==> flow/design.v <==
`timescale 1ns / 1ps
module alu(
    input [2:0] funct3_in,    
    input [6:0] opcode_in, funct7_in,
    input [31:0] rs1_value_in, mux_result_in,    
    output reg [31:0] alu_result_out, raw_output
);
    localparam  reg_reg     = 7'b0110011,
                immediate   = 7'b0010011;
    always @(*) begin
        alu_result_out = 32'b0;
        case (opcode_in)
            immediate: begin
                case (funct3_in)
                    3'b000: alu_result_out = rs1_value_in + mux_result_in;
                    3'b001: alu_result_out = rs1_value_in << mux_result_in[4:0];
                    3'b010: alu_result_out = ($signed(rs1_value_in) < $signed(mux_result_in)) ? 1 : 0;
                    3'b011: alu_result_out = (rs1_value_in < mux_result_in) ? 1 : 0;
                    3'b100: alu_result_out = rs1_value_in ^ mux_result_in;
                    3'b101: begin
                        if (mux_result_in[11:5] == 0) alu_result_out = rs1_value_in >> mux_result_in[4:0];
                        else alu_result_out = $signed(rs1_value_in) >>> mux_result_in[4:0];
                    end
                    3'b110: alu_result_out = rs1_value_in | mux_result_in;
                    3'b111: alu_result_out = rs1_value_in & mux_result_in;          
                endcase
            end
            reg_reg: begin
                case (funct3_in)
                    3'b000: begin
                        if (funct7_in == 0) alu_result_out = rs1_value_in + mux_result_in;
                        else alu_result_out = rs1_value_in - mux_result_in;
                    end
                    3'b001: alu_result_out = rs1_value_in << mux_result_in[4:0];
                    3'b010: alu_result_out = ($signed(rs1_value_in) < $signed(mux_result_in)) ? 1 : 0;
                    3'b011: alu_result_out = (rs1_value_in < mux_result_in) ? 1 : 0;
                    3'b100: alu_result_out = rs1_value_in ^ mux_result_in;
                    3'b101: begin
                        if (funct7_in == 0) alu_result_out = rs1_value_in >> mux_result_in[4:0];
                        else alu_result_out = $signed(rs1_value_in) >>> mux_result_in[4:0];
                    end
                    3'b110: alu_result_out = rs1_value_in | mux_result_in;
                    3'b111: alu_result_out = rs1_value_in & mux_result_in;
                endcase             
            end
            default: begin
                alu_result_out = 32'b0;
            end
        endcase
        raw_output = alu_result_out;
    end        
endmodule
`timescale 1ns / 1ps
module decoder(
    input [31:0] instruction,
    output reg imm_sel_out, write_enable_out,
    output reg [2:0] funct3_out,
    output reg [4:0] rd_sel_out, rs1_sel_out, rs2_sel_out,
    output reg [6:0] funct7_out, opcode_out,
    output reg [11:0] imm_value_out
);
    localparam  reg_reg         = 7'b0110011,
                immediate       = 7'b0010011,
                upper_immediate = 7'b0110111,
                store           = 7'b0100011,
                branch          = 7'b1100011,
                jump            = 7'b1101111;
   always @(*) begin
        opcode_out = instruction[6:0];
        funct7_out = instruction[31:25];
        rs2_sel_out = instruction[24:20];
        rs1_sel_out = instruction[19:15];
        funct3_out = instruction[14:12];
        rd_sel_out = instruction[11:7];
        imm_value_out = instruction[31:20];
        imm_sel_out = 0;
        write_enable_out = 0;
        case (opcode_out)
            immediate: begin
                imm_sel_out = 1;
                write_enable_out = 1;             
            end
            reg_reg: begin
                imm_sel_out = 0;
                write_enable_out = 1;
            end
            default: begin
                imm_sel_out = 0;
                write_enable_out = 0;
            end
        endcase
   end
endmodule
`timescale 1ns / 1ps
module mux_alu(
    input imm_sel_in,
    input [11:0] imm_value_in,
    input [31:0] rs2_value_in,
    output [31:0] mux_result_out,
    output [11:0] trace_imm    
);
    assign mux_result_out = (imm_sel_in) ? {{20{imm_value_in[11]}}, imm_value_in} : rs2_value_in;
    assign trace_imm = imm_value_in;
endmodule
`timescale 1ns / 1ps
module raw_handler(
    input clk,
    input write_enable_in, write_enable_in_2,
    input [4:0] rs1_sel_in, rs2_sel_in, rd_write_back_in, rd_write_back_in_2,
    input [31:0] rs1_value_in, rs2_value_in, rd_value_in, rd_wb_value_2,
    output reg [4:0] get_rs1, get_rs2,
    output reg [31:0] rs1_value_out, rs2_value_out    
);
    always @(*) begin
        get_rs1 = rs1_sel_in;
        get_rs2 = rs2_sel_in;
        if (write_enable_in && rd_write_back_in != 5'b00000 && rs1_sel_in == rd_write_back_in) begin
            rs1_value_out = rd_value_in;
        end
        else if (write_enable_in_2 && rd_write_back_in_2 != 5'b00000 && rs1_sel_in == rd_write_back_in_2) begin
            rs1_value_out = rd_wb_value_2;
        end
        else begin
            rs1_value_out = rs1_value_in;
        end
        if (write_enable_in && rd_write_back_in != 5'b00000 && rs2_sel_in == rd_write_back_in) begin
            rs2_value_out = rd_value_in;
        end
        else if (write_enable_in_2 && rd_write_back_in_2 != 5'b00000 && rs2_sel_in == rd_write_back_in_2) begin
            rs2_value_out = rd_wb_value_2;
        end        
        else begin
            rs2_value_out = rs2_value_in;
        end
    end
endmodule
`timescale 1ns / 1ps
module register_file(
    input clk, write_enable_in,
    input [4:0] rd_sel_in, rs1_sel_in, rs2_sel_in,
    input [31:0] write_data_in,
    output reg [31:0] rs1_value_out, rs2_value_out,
    output reg [4:0] trace_rd, trace_rs1, trace_rs2,
    output reg [31:0] trace_write_in
);
    reg [31:0] registers [0:31];
    always @(*) begin
        rs1_value_out = (rs1_sel_in == 5'b00000) ? 32'b0 : registers[rs1_sel_in];
        rs2_value_out = (rs2_sel_in == 5'b00000) ? 32'b0 : registers[rs2_sel_in];
    end
    always @(posedge clk) begin
        if (write_enable_in && rd_sel_in != 5'b00000) begin
            registers[rd_sel_in] <= write_data_in;
        end   
        trace_rd <= rd_sel_in;
        trace_rs1 <= rs1_sel_in;
        trace_rs2 <= rs2_sel_in;
        trace_write_in <= write_data_in;   
    end
endmodule
`timescale 1ns / 1ps
module pipeline_reg_alu(
    input clk,
    input write_enable_in,
    input [4:0] rd_sel_in,
    input [31:0] alu_result_in,
    output reg write_enable_out,
    output reg [4:0] rd_sel_out, rd_write_back_2,
    output reg [31:0] alu_result_out, rd_wb_value_2
);
    always @(posedge clk) begin
        rd_sel_out <= rd_sel_in;
        alu_result_out <= alu_result_in;
        write_enable_out <= write_enable_in;
        rd_write_back_2 <= rd_sel_in;
        rd_wb_value_2 <= alu_result_in;                        
    end
endmodule
`timescale 1ns / 1ps
module pipeline_reg_decoder(
    input clk,
    input write_enable_in,
    input [31:0] mux_result_in, rs1_value_in,
    input [6:0] opcode_in, funct7_in,
    input [4:0] rd_sel_in,
    input [2:0] funct3_in,
    output reg write_enable_out,
    output reg [31:0] mux_result_out, rs1_value_out,
    output reg [6:0] opcode_out, funct7_out,
    output reg [4:0] rd_sel_out, raw_rd,
    output reg [2:0] funct3_out
);
    always @(posedge clk) begin
        write_enable_out <= write_enable_in;
        mux_result_out <= mux_result_in;
        rs1_value_out <= rs1_value_in;
        opcode_out <= opcode_in;
        funct7_out <= funct7_in;
        rd_sel_out <= rd_sel_in;
        funct3_out <= funct3_in;
        raw_rd <= rd_sel_in;  
    end
endmodule
`timescale 1ns / 1ps
module pipeline_reg_instruction(
    input clk,
    input [31:0] instruction_in,
    output reg [31:0] instruction_out,
    output reg [31:0] trace_instruction
);
    always @(posedge clk) begin
        instruction_out <= instruction_in;
        trace_instruction <= instruction_in;
    end
endmodule
`timescale 1ns / 1ps
module program_counter(
    input clk, rst_n,
    output reg [31:0] program_count
);
    always @(posedge clk) begin
        if (!rst_n) begin
            program_count <= 0;
        end
        else begin
            program_count <= program_count + 4;
        end
    end
endmodule
`timescale 1ns / 1ps
module cpu(
    input rst_n, clk,
    input [31:0] imem_insn,
    output [31:0] imem_addr,
    output [31:0] trace_instruction, trace_rd_value,
    output [11:0] trace_imm,
    output [4:0] trace_rd, trace_rs1, trace_rs2
);
    wire        imm_sel,
                write_enable,
                write_enable_reg,
                write_enable_alu;
    wire [31:0] instruction_reg,
                mux_result,
                mux_result_reg,
                rs1_value,
                rs1_value_reg,
                rs2_value,
                rs2_value_reg,
                alu_result,
                alu_result_reg,
                rd_wb_value,
                rd_wb_value_2,
                raw_rs1_value,
                raw_rs2_value;
    wire [11:0] imm_value;
    wire [6:0]  funct7,
                funct7_reg,
                opcode,
                opcode_reg;
    wire [4:0]  rd_sel,
                rd_sel_reg,
                rd_sel_wb,
                rd_write_back,
                rd_write_back_2,
                rs1_sel,
                rs1_sel_reg,
                rs2_sel,
                rs2_sel_reg,
                get_rs1,
                get_rs2;                
    wire [2:0]  funct3,
                funct3_reg;    
    pipeline_reg_instruction pri(
        .clk(clk),
        .instruction_in(imem_insn),
        .instruction_out(instruction_reg),
        .trace_instruction(trace_instruction)
    );
    pipeline_reg_decoder prd(
        .clk(clk),
        .write_enable_in(write_enable),
        .mux_result_in(mux_result),
        .rs1_value_in(raw_rs1_value),
        .opcode_in(opcode),
        .funct7_in(funct7),
        .rd_sel_in(rd_sel),
        .funct3_in(funct3),
        .write_enable_out(write_enable_reg),
        .mux_result_out(mux_result_reg),
        .rs1_value_out(rs1_value_reg),
        .opcode_out(opcode_reg),
        .funct7_out(funct7_reg),
        .rd_sel_out(rd_sel_reg),
        .funct3_out(funct3_reg),
        .raw_rd(rd_write_back)
    );
    pipeline_reg_alu pra(
        .clk(clk),
        .write_enable_in(write_enable_reg),
        .rd_sel_in(rd_sel_reg),
        .alu_result_in(alu_result),
        .write_enable_out(write_enable_alu),
        .rd_sel_out(rd_sel_wb),
        .alu_result_out(alu_result_reg),
        .rd_write_back_2(rd_write_back_2),
        .rd_wb_value_2(rd_wb_value_2)
    );
    program_counter pc(
        .clk(clk),
        .rst_n(rst_n),
        .program_count(imem_addr)
    );
    decoder dcr(
        .instruction(instruction_reg),
        .funct3_out(funct3),
        .funct7_out(funct7),
        .rd_sel_out(rd_sel),
        .rs1_sel_out(rs1_sel),
        .rs2_sel_out(rs2_sel),
        .imm_value_out(imm_value),
        .opcode_out(opcode),
        .imm_sel_out(imm_sel),
        .write_enable_out(write_enable)
    );
    mux_alu mux(
        .imm_sel_in(imm_sel),
        .imm_value_in(imm_value),
        .rs2_value_in(raw_rs2_value),
        .mux_result_out(mux_result),
        .trace_imm(trace_imm)
    );
    alu alu(
        .opcode_in(opcode_reg),
        .funct3_in(funct3_reg),
        .funct7_in(funct7_reg),
        .rs1_value_in(rs1_value_reg),
        .mux_result_in(mux_result_reg),
        .alu_result_out(alu_result),
        .raw_output(rd_wb_value)
    );
    raw_handler rwh(
        .clk(clk),
        .write_enable_in(write_enable_reg),
        .write_enable_in_2(write_enable_alu),
        .rs1_sel_in(rs1_sel),
        .rs2_sel_in(rs2_sel),
        .rd_write_back_in(rd_write_back),
        .rd_write_back_in_2(rd_write_back_2),
        .rs1_value_in(rs1_value),
        .rs2_value_in(rs2_value),
        .rd_value_in(rd_wb_value),
        .rd_wb_value_2(rd_wb_value_2),
        .get_rs1(get_rs1),
        .get_rs2(get_rs2),
        .rs1_value_out(raw_rs1_value),
        .rs2_value_out(raw_rs2_value)
    );
    register_file rgf(
        .clk(clk),
        .write_enable_in(write_enable_alu),
        .rd_sel_in(rd_sel_wb),
        .rs1_sel_in(get_rs1),
        .rs2_sel_in(get_rs2),
        .write_data_in(alu_result_reg),
        .rs1_value_out(rs1_value),
        .rs2_value_out(rs2_value),
        .trace_rd(trace_rd),
        .trace_rs1(trace_rs1),
        .trace_rs2(trace_rs2),
        .trace_write_in(trace_rd_value) 
    );
endmodule
# == From RTL to reports: cpu ==
# Tool output for the design above before and after an edit, in the order of the flow.
# "orig" refers to lines of the RTL above, "edited" to lines of the edited file.
# "diff": "edited" minus "orig" as printed here. "change_rel_pct": 100 x difference / "orig".
# Library cell names are shortened.
# A cell with n/a has no value.
# setup
design,cpu
clock_port,clk
library,sky130hd
corner,tt_025C_1v80

# == The edit ==
# Unified diff, file above to edited file.
# A script made this edit. It changes what the design does and was not meant as an optimisation.
# begin of diff
@@ -171,9 +171,9 @@
     always @(posedge clk) begin
         rd_sel_out <= rd_sel_in;
-        alu_result_out <= alu_result_in;
         write_enable_out <= write_enable_in;
         rd_write_back_2 <= rd_sel_in;
         rd_wb_value_2 <= alu_result_in;                        
     end
+    always @(*) alu_result_out = alu_result_in;
 endmodule
 `timescale 1ns / 1ps
# end of diff

# == After elaboration ==
# Counts by Yosys on the flattened word-level netlist (proc, flatten, opt, wreduce; memories kept). Print and check cells are left out.
# Memory sizes are those after Yosys's memory passes, which may raise the word count (mostly to a power of two), join words into wider ones and drop unused or constant bits.
# word_totals
element,orig,edited,diff,change_rel_pct
register_bits,236,204,-32,-13.56
ram_bits,1024,1024,0,0.00
clocked_rd_ports_x_width,64,64,0,0.00
n_memories,1,1,0,0.00
# classes
element,orig,edited,diff,change_rel_pct
addsub,3,3,0,0.00
compare,2,2,0,0.00
equal,15,15,0,0.00
n_shift,3,3,0,0.00
muxes,20,20,0,0.00
logic,3,3,0,0.00
reduce_logical,14,14,0,0.00
# memory_table
element,orig,edited
mem_shapes,rgf.registers 32x32 r2 w1,rgf.registers 32x32 r2 w1
# Unchanged operator kinds not shown: 27.

# == Longest topological paths ==
# Longest topological path by Yosys (ltp), each cell counted once; first at word level (registers and memories cut), then after technology mapping (sequential cells cut; the memories' decode and read muxes count).
# depth
element,orig,edited,diff,change_rel_pct
word_depth,6,6,0,0.00
ABC_AREA,0,0,n/a,n/a
ltp_mapped,15,16,1,6.67
ltp_nobuf,14,14,0,0.00

# == After synthesis ==
# The flow's flattened synthesis, as Yosys stat reports it; memories are mapped. The netlist is that of the ABC_AREA named above (0 if unset); the other value can give another one.
# types
type,orig,edited,diff,change_rel_pct
mux2i_1,431,357,-74,-17.17
o21ai_0,236,289,53,22.46
a221oi_1,171,128,-43,-25.15
mux4_2,376,409,33,8.78
dfxtp_1,234,202,-32,-13.68
mux2_2,68,99,31,45.59
nand3_1,76,58,-18,-23.68
buf_4,41,59,18,43.90
buf_1,52,37,-15,-28.85
a211oi_1,37,22,-15,-40.54
nor3_1,32,46,14,43.75
o31ai_1,25,13,-12,-48.00
clkbuf_1,202,194,-8,-3.96
or3_1,21,13,-8,-38.10
a32oi_1,20,12,-8,-40.00
nor2b_1,20,12,-8,-40.00
xor2_1,9,17,8,88.89
and2_1,29,36,7,24.14
# Unchanged cell types not shown: 14.
# The list need not be complete.
# mapped
element,orig,edited,diff,change_rel_pct
stdcells,4725,4622,-103,-2.18
synth_area_um2,64106.5,63342.0,-764.5,-1.19
seqArea_um2,35434.0,34793.4,-640.6,-1.81
ffs,1258,1226,-32,-2.54
# The figures by module come from a second, unflattened synthesis with its own total; it is not the netlist above.
# hier_totals
element,orig,edited,diff,change_rel_pct
hier_cells,4901,4901,0,0.00
hier_area_um2,66657.7,66657.7,0.0,0.00
# Each row is one instance without its submodules.
# modules_orig
mod,instances,cells,mod_area_um2,seq_area_um2
register_file,1,2611,48845.6,31690.4
alu,1,1429,9301.4,0.0
raw_handler,1,365,2319.7,0.0
pipeline_reg_decoder,1,92,1779.2,1741.7
program_counter,1,168,1473.9,600.6
pipeline_reg_alu,1,75,1038.5,760.7
pipeline_reg_instruction,1,64,880.8,640.6
mux_alu,1,50,641.9,0.0
decoder,1,47,376.6,0.0
cpu,1,0,0.0,0.0
# modules_edited
mod,instances,cells,mod_area_um2,seq_area_um2
register_file,1,2611,48845.6,31690.4
alu,1,1429,9301.4,0.0
raw_handler,1,365,2319.7,0.0
pipeline_reg_decoder,1,92,1779.2,1741.7
program_counter,1,168,1473.9,600.6
pipeline_reg_alu,1,75,1038.5,760.7
pipeline_reg_instruction,1,64,880.8,640.6
mux_alu,1,50,641.9,0.0
decoder,1,47,376.6,0.0
cpu,1,0,0.0,0.0

# == Worst setup path after synthesis ==
# Source: OpenSTA report_checks on the synthesized netlist (no wires, ideal clock, input and output delay 20% of the period each), path of least setup slack; recovery checks are left aside. Register names are those of the netlist, which keeps one name where synthesis merged equal registers.
# synth_path
element,orig,edited,diff,change_rel_pct
kind,register -> register,register -> register,n/a,n/a
start,reg prd.mux_result_out[2],reg prd.mux_result_out[2],n/a,n/a
end,reg prd.mux_result_out[30],mem rgf.registers[0][23],n/a,n/a
clock_period_ps,5000,5000,0,0.00
setup_time_ps,79,470,391,n/a
launch_ps,0,0,0,n/a
arrival_time_ps,3819,4264,445,11.65
slack_ps,1102,265,-837,n/a
path_delay_ps,3898,4734,836,21.45
driving_pins,16,14,-2,-12.50
path_buffers,3,3,0,0.00
synth_period_reached_ps,3898,4735,837,21.47
# "path_delay_ps" is the arrival time less input delay plus setup time.
# "driving_pins": output pins that drive a net of the path, with the launching flip-flop's if there is one; two outputs of one cell count as two.
# "synth_period_reached_ps" = period - worst setup slack (recovery checks aside). The figure is calculated, with input and output delays left at 20% of the set period.
# The rows between start and end are the longest chain of elaborated cells between them; the timing report does not say that the signal goes this way. Where chains are equally long, one stands for them.
# A line is the first line of the expression or statement that the cell stems from. Yosys adds cells for indexed reads and writes and turns some case tables into memories.
# synth_via_orig
cell_sequence,dfxtp_1 inv_1 buf_1 clkbuf_1 buf_1 ha_1 a211oi_1 o211ai_1 a41oi_2 o311a_1 o21bai_1 a311oi_1 xnor2_1 a221oi_1 or3_1 o211ai_1
elab_chain_cells,6
cells_between,13
cone_classes,add/sub: 2; shift: 3; mux: 8
# synth_lines_orig
element,line,rtl
start: declaration,188,"output reg [31:0] mux_result_out, rs1_value_out,"
start: assignment,195,mux_result_out <= mux_result_in;
32-bit subtractor,32,else alu_result_out = rs1_value_in - mux_result_in;
32-bit 2-to-1 mux,31,if (funct7_in == 0) alu_result_out = rs1_value_in + mux_result_in;
32-bit parallel mux with 8-bit select,29,case (funct3_in)
32-bit parallel mux with 2-bit select,12,case (opcode_in)
32-bit 2-to-1 mux,126,if (write_enable_in && rd_write_back_in != 5'b00000 && rs2_sel_in == rd_write_back_in) begin
32-bit 2-to-1 mux,102,"assign mux_result_out = (imm_sel_in) ? {{20{imm_value_in[11]}}, imm_value_in} : rs2_value_in;"
end: assignment,195,
end: declaration,188,
# synth_via_edited
cell_sequence,dfxtp_1 inv_2 buf_1 clkbuf_1 ha_1 buf_4 nor3_1 o31ai_1 a21oi_1 o21ai_2 o21ai_0 a21boi_0 and4_1 nor3_1
# synth_lines_edited
element,line,rtl
start: declaration,188,"output reg [31:0] mux_result_out, rs1_value_out,"
start: assignment,195,mux_result_out <= mux_result_in;
end: declaration,146,reg [31:0] registers [0:31];
# edited: Chain of elaborated cells between the ends: none given.

# == Path in the finished layout ==
# From the final timing report of each run of set A: the path of least setup slack in the routed layout; clock arrival at registers is part of the times.
# The report prints the path's times to 10 ps; the period is as set.
# layout_path
element,orig,edited,diff,change_rel_pct
kind,register -> register,register -> register,n/a,n/a
start,reg prd.mux_result_out[4],reg prd.mux_result_out[1],n/a,n/a
end,reg prd.mux_result_out[28],mem rgf.registers[24][31],n/a,n/a
clock_period_ps,5000,5000,0,0.00
setup_time_ps,100,290,190,n/a
launch_ps,770,780,10,1.30
arrival_time_ps,5310,5110,-200,-3.77
slack_ps,370,390,20,n/a
driving_pins,14,14,0,0.00
path_buffers,1,1,0,0.00
# The rows between start and end are the longest chain of elaborated cells between them; the timing report does not say that the signal goes this way. Where chains are equally long, one stands for them.
# layout_via_orig
cell_sequence,dfxtp_1 clkinv_1 ha_1 nor2_1 o21ai_0 a21oi_1 o21ai_1 a2111oi_0 buf_4 or3_1 a21oi_1 o31ai_1 nand2_1 a21o_1
elab_chain_cells,6
cells_between,13
cone_classes,add/sub: 2; shift: 3; mux: 8
# layout_lines_orig
element,line,rtl
start: declaration,188,"output reg [31:0] mux_result_out, rs1_value_out,"
start: assignment,195,mux_result_out <= mux_result_in;
32-bit subtractor,32,else alu_result_out = rs1_value_in - mux_result_in;
32-bit 2-to-1 mux,31,if (funct7_in == 0) alu_result_out = rs1_value_in + mux_result_in;
32-bit parallel mux with 8-bit select,29,case (funct3_in)
32-bit parallel mux with 2-bit select,12,case (opcode_in)
32-bit 2-to-1 mux,126,if (write_enable_in && rd_write_back_in != 5'b00000 && rs2_sel_in == rd_write_back_in) begin
32-bit 2-to-1 mux,102,"assign mux_result_out = (imm_sel_in) ? {{20{imm_value_in[11]}}, imm_value_in} : rs2_value_in;"
end: assignment,195,
end: declaration,188,
# layout_via_edited
cell_sequence,dfxtp_4 inv_1 ha_1 nor3_1 o31ai_1 a21oi_1 o21ai_2 o211ai_1 and3b_1 a2111oi_1 nor3_1 a221oi_2 inv_1 buf_4
# layout_lines_edited
element,line,rtl
start: declaration,188,"output reg [31:0] mux_result_out, rs1_value_out,"
start: assignment,195,mux_result_out <= mux_result_in;
end: declaration,146,reg [31:0] registers [0:31];
# edited: Chain of elaborated cells between the ends: none given.
# Some nets on the timed path still bear RTL names; the line given drives or declares the net.
# layout_nets_edited
signal,line,rtl
alu.alu_result_out[31],12,case (opcode_in)

# == Layout results ==
# Both versions went through the flow (Yosys, OpenROAD) with the same settings in each pair. Constraints: input delay and output delay 20% of the set period each, output load 0.01 pF.
# flow_settings_set_A
CORE_UTILIZATION,50
period_ns,5.0
CAP_MARGIN,20
CORE_MARGIN,2
SLEW_MARGIN,20
# results_set_A
element,orig,edited,diff,change_rel_pct
synthesis_area_um2,64106.5,63342.0,-764.5,-1.19
final_die_area_um2,131095.0,129546.0,-1549.0,-1.18
stdcell_area_um2,73214.0,72909.9,-304.1,-0.42
finish.utilization_pct,57.5,58.0,0.5,n/a
worst_setup_slack_ps,370,385,15,n/a
setupTns_ps,0,0,0,n/a
final_hold_ws_ps,350,351,1,n/a
totalPower_uw,25547,25697,150,0.59
clock_period_reached_ps,4630,4615,-15,-0.32
# flow_settings_set_B
CAP_MARGIN,30
CELL_PAD_IN_SITES_DETAIL_PLACEMENT,0
CORE_UTILIZATION,25
CTS_CLUSTER_SIZE,94
GPL_ROUTABILITY_DRIVEN,0
PLACE_DENSITY,0.67
SETUP_SLACK_MARGIN,0.92
SLEW_MARGIN,0
period_ns,8.18
CORE_MARGIN,2
# results_set_B
element,orig,edited,diff,change_rel_pct
synthesis_area_um2,64106.5,63342.0,-764.5,-1.19
final_die_area_um2,260493.0,257409.0,-3084.0,-1.18
stdcell_area_um2,74785.5,73355.4,-1430.1,-1.91
finish.utilization_pct,29.4,29.2,-0.2,n/a
worst_setup_slack_ps,3134,2966,-168,n/a
setupTns_ps,0,0,0,n/a
final_hold_ws_ps,352,362,10,n/a
totalPower_uw,15769,14826,-943,-5.98
clock_period_reached_ps,5046,5214,168,3.33
# "clock_period_reached_ps" = clock period - worst setup slack. The figure is calculated, with input and output delays left at 20% of the set period.
# "totalPower_uw" is the tool's figure for a default switching activity; nothing was simulated.
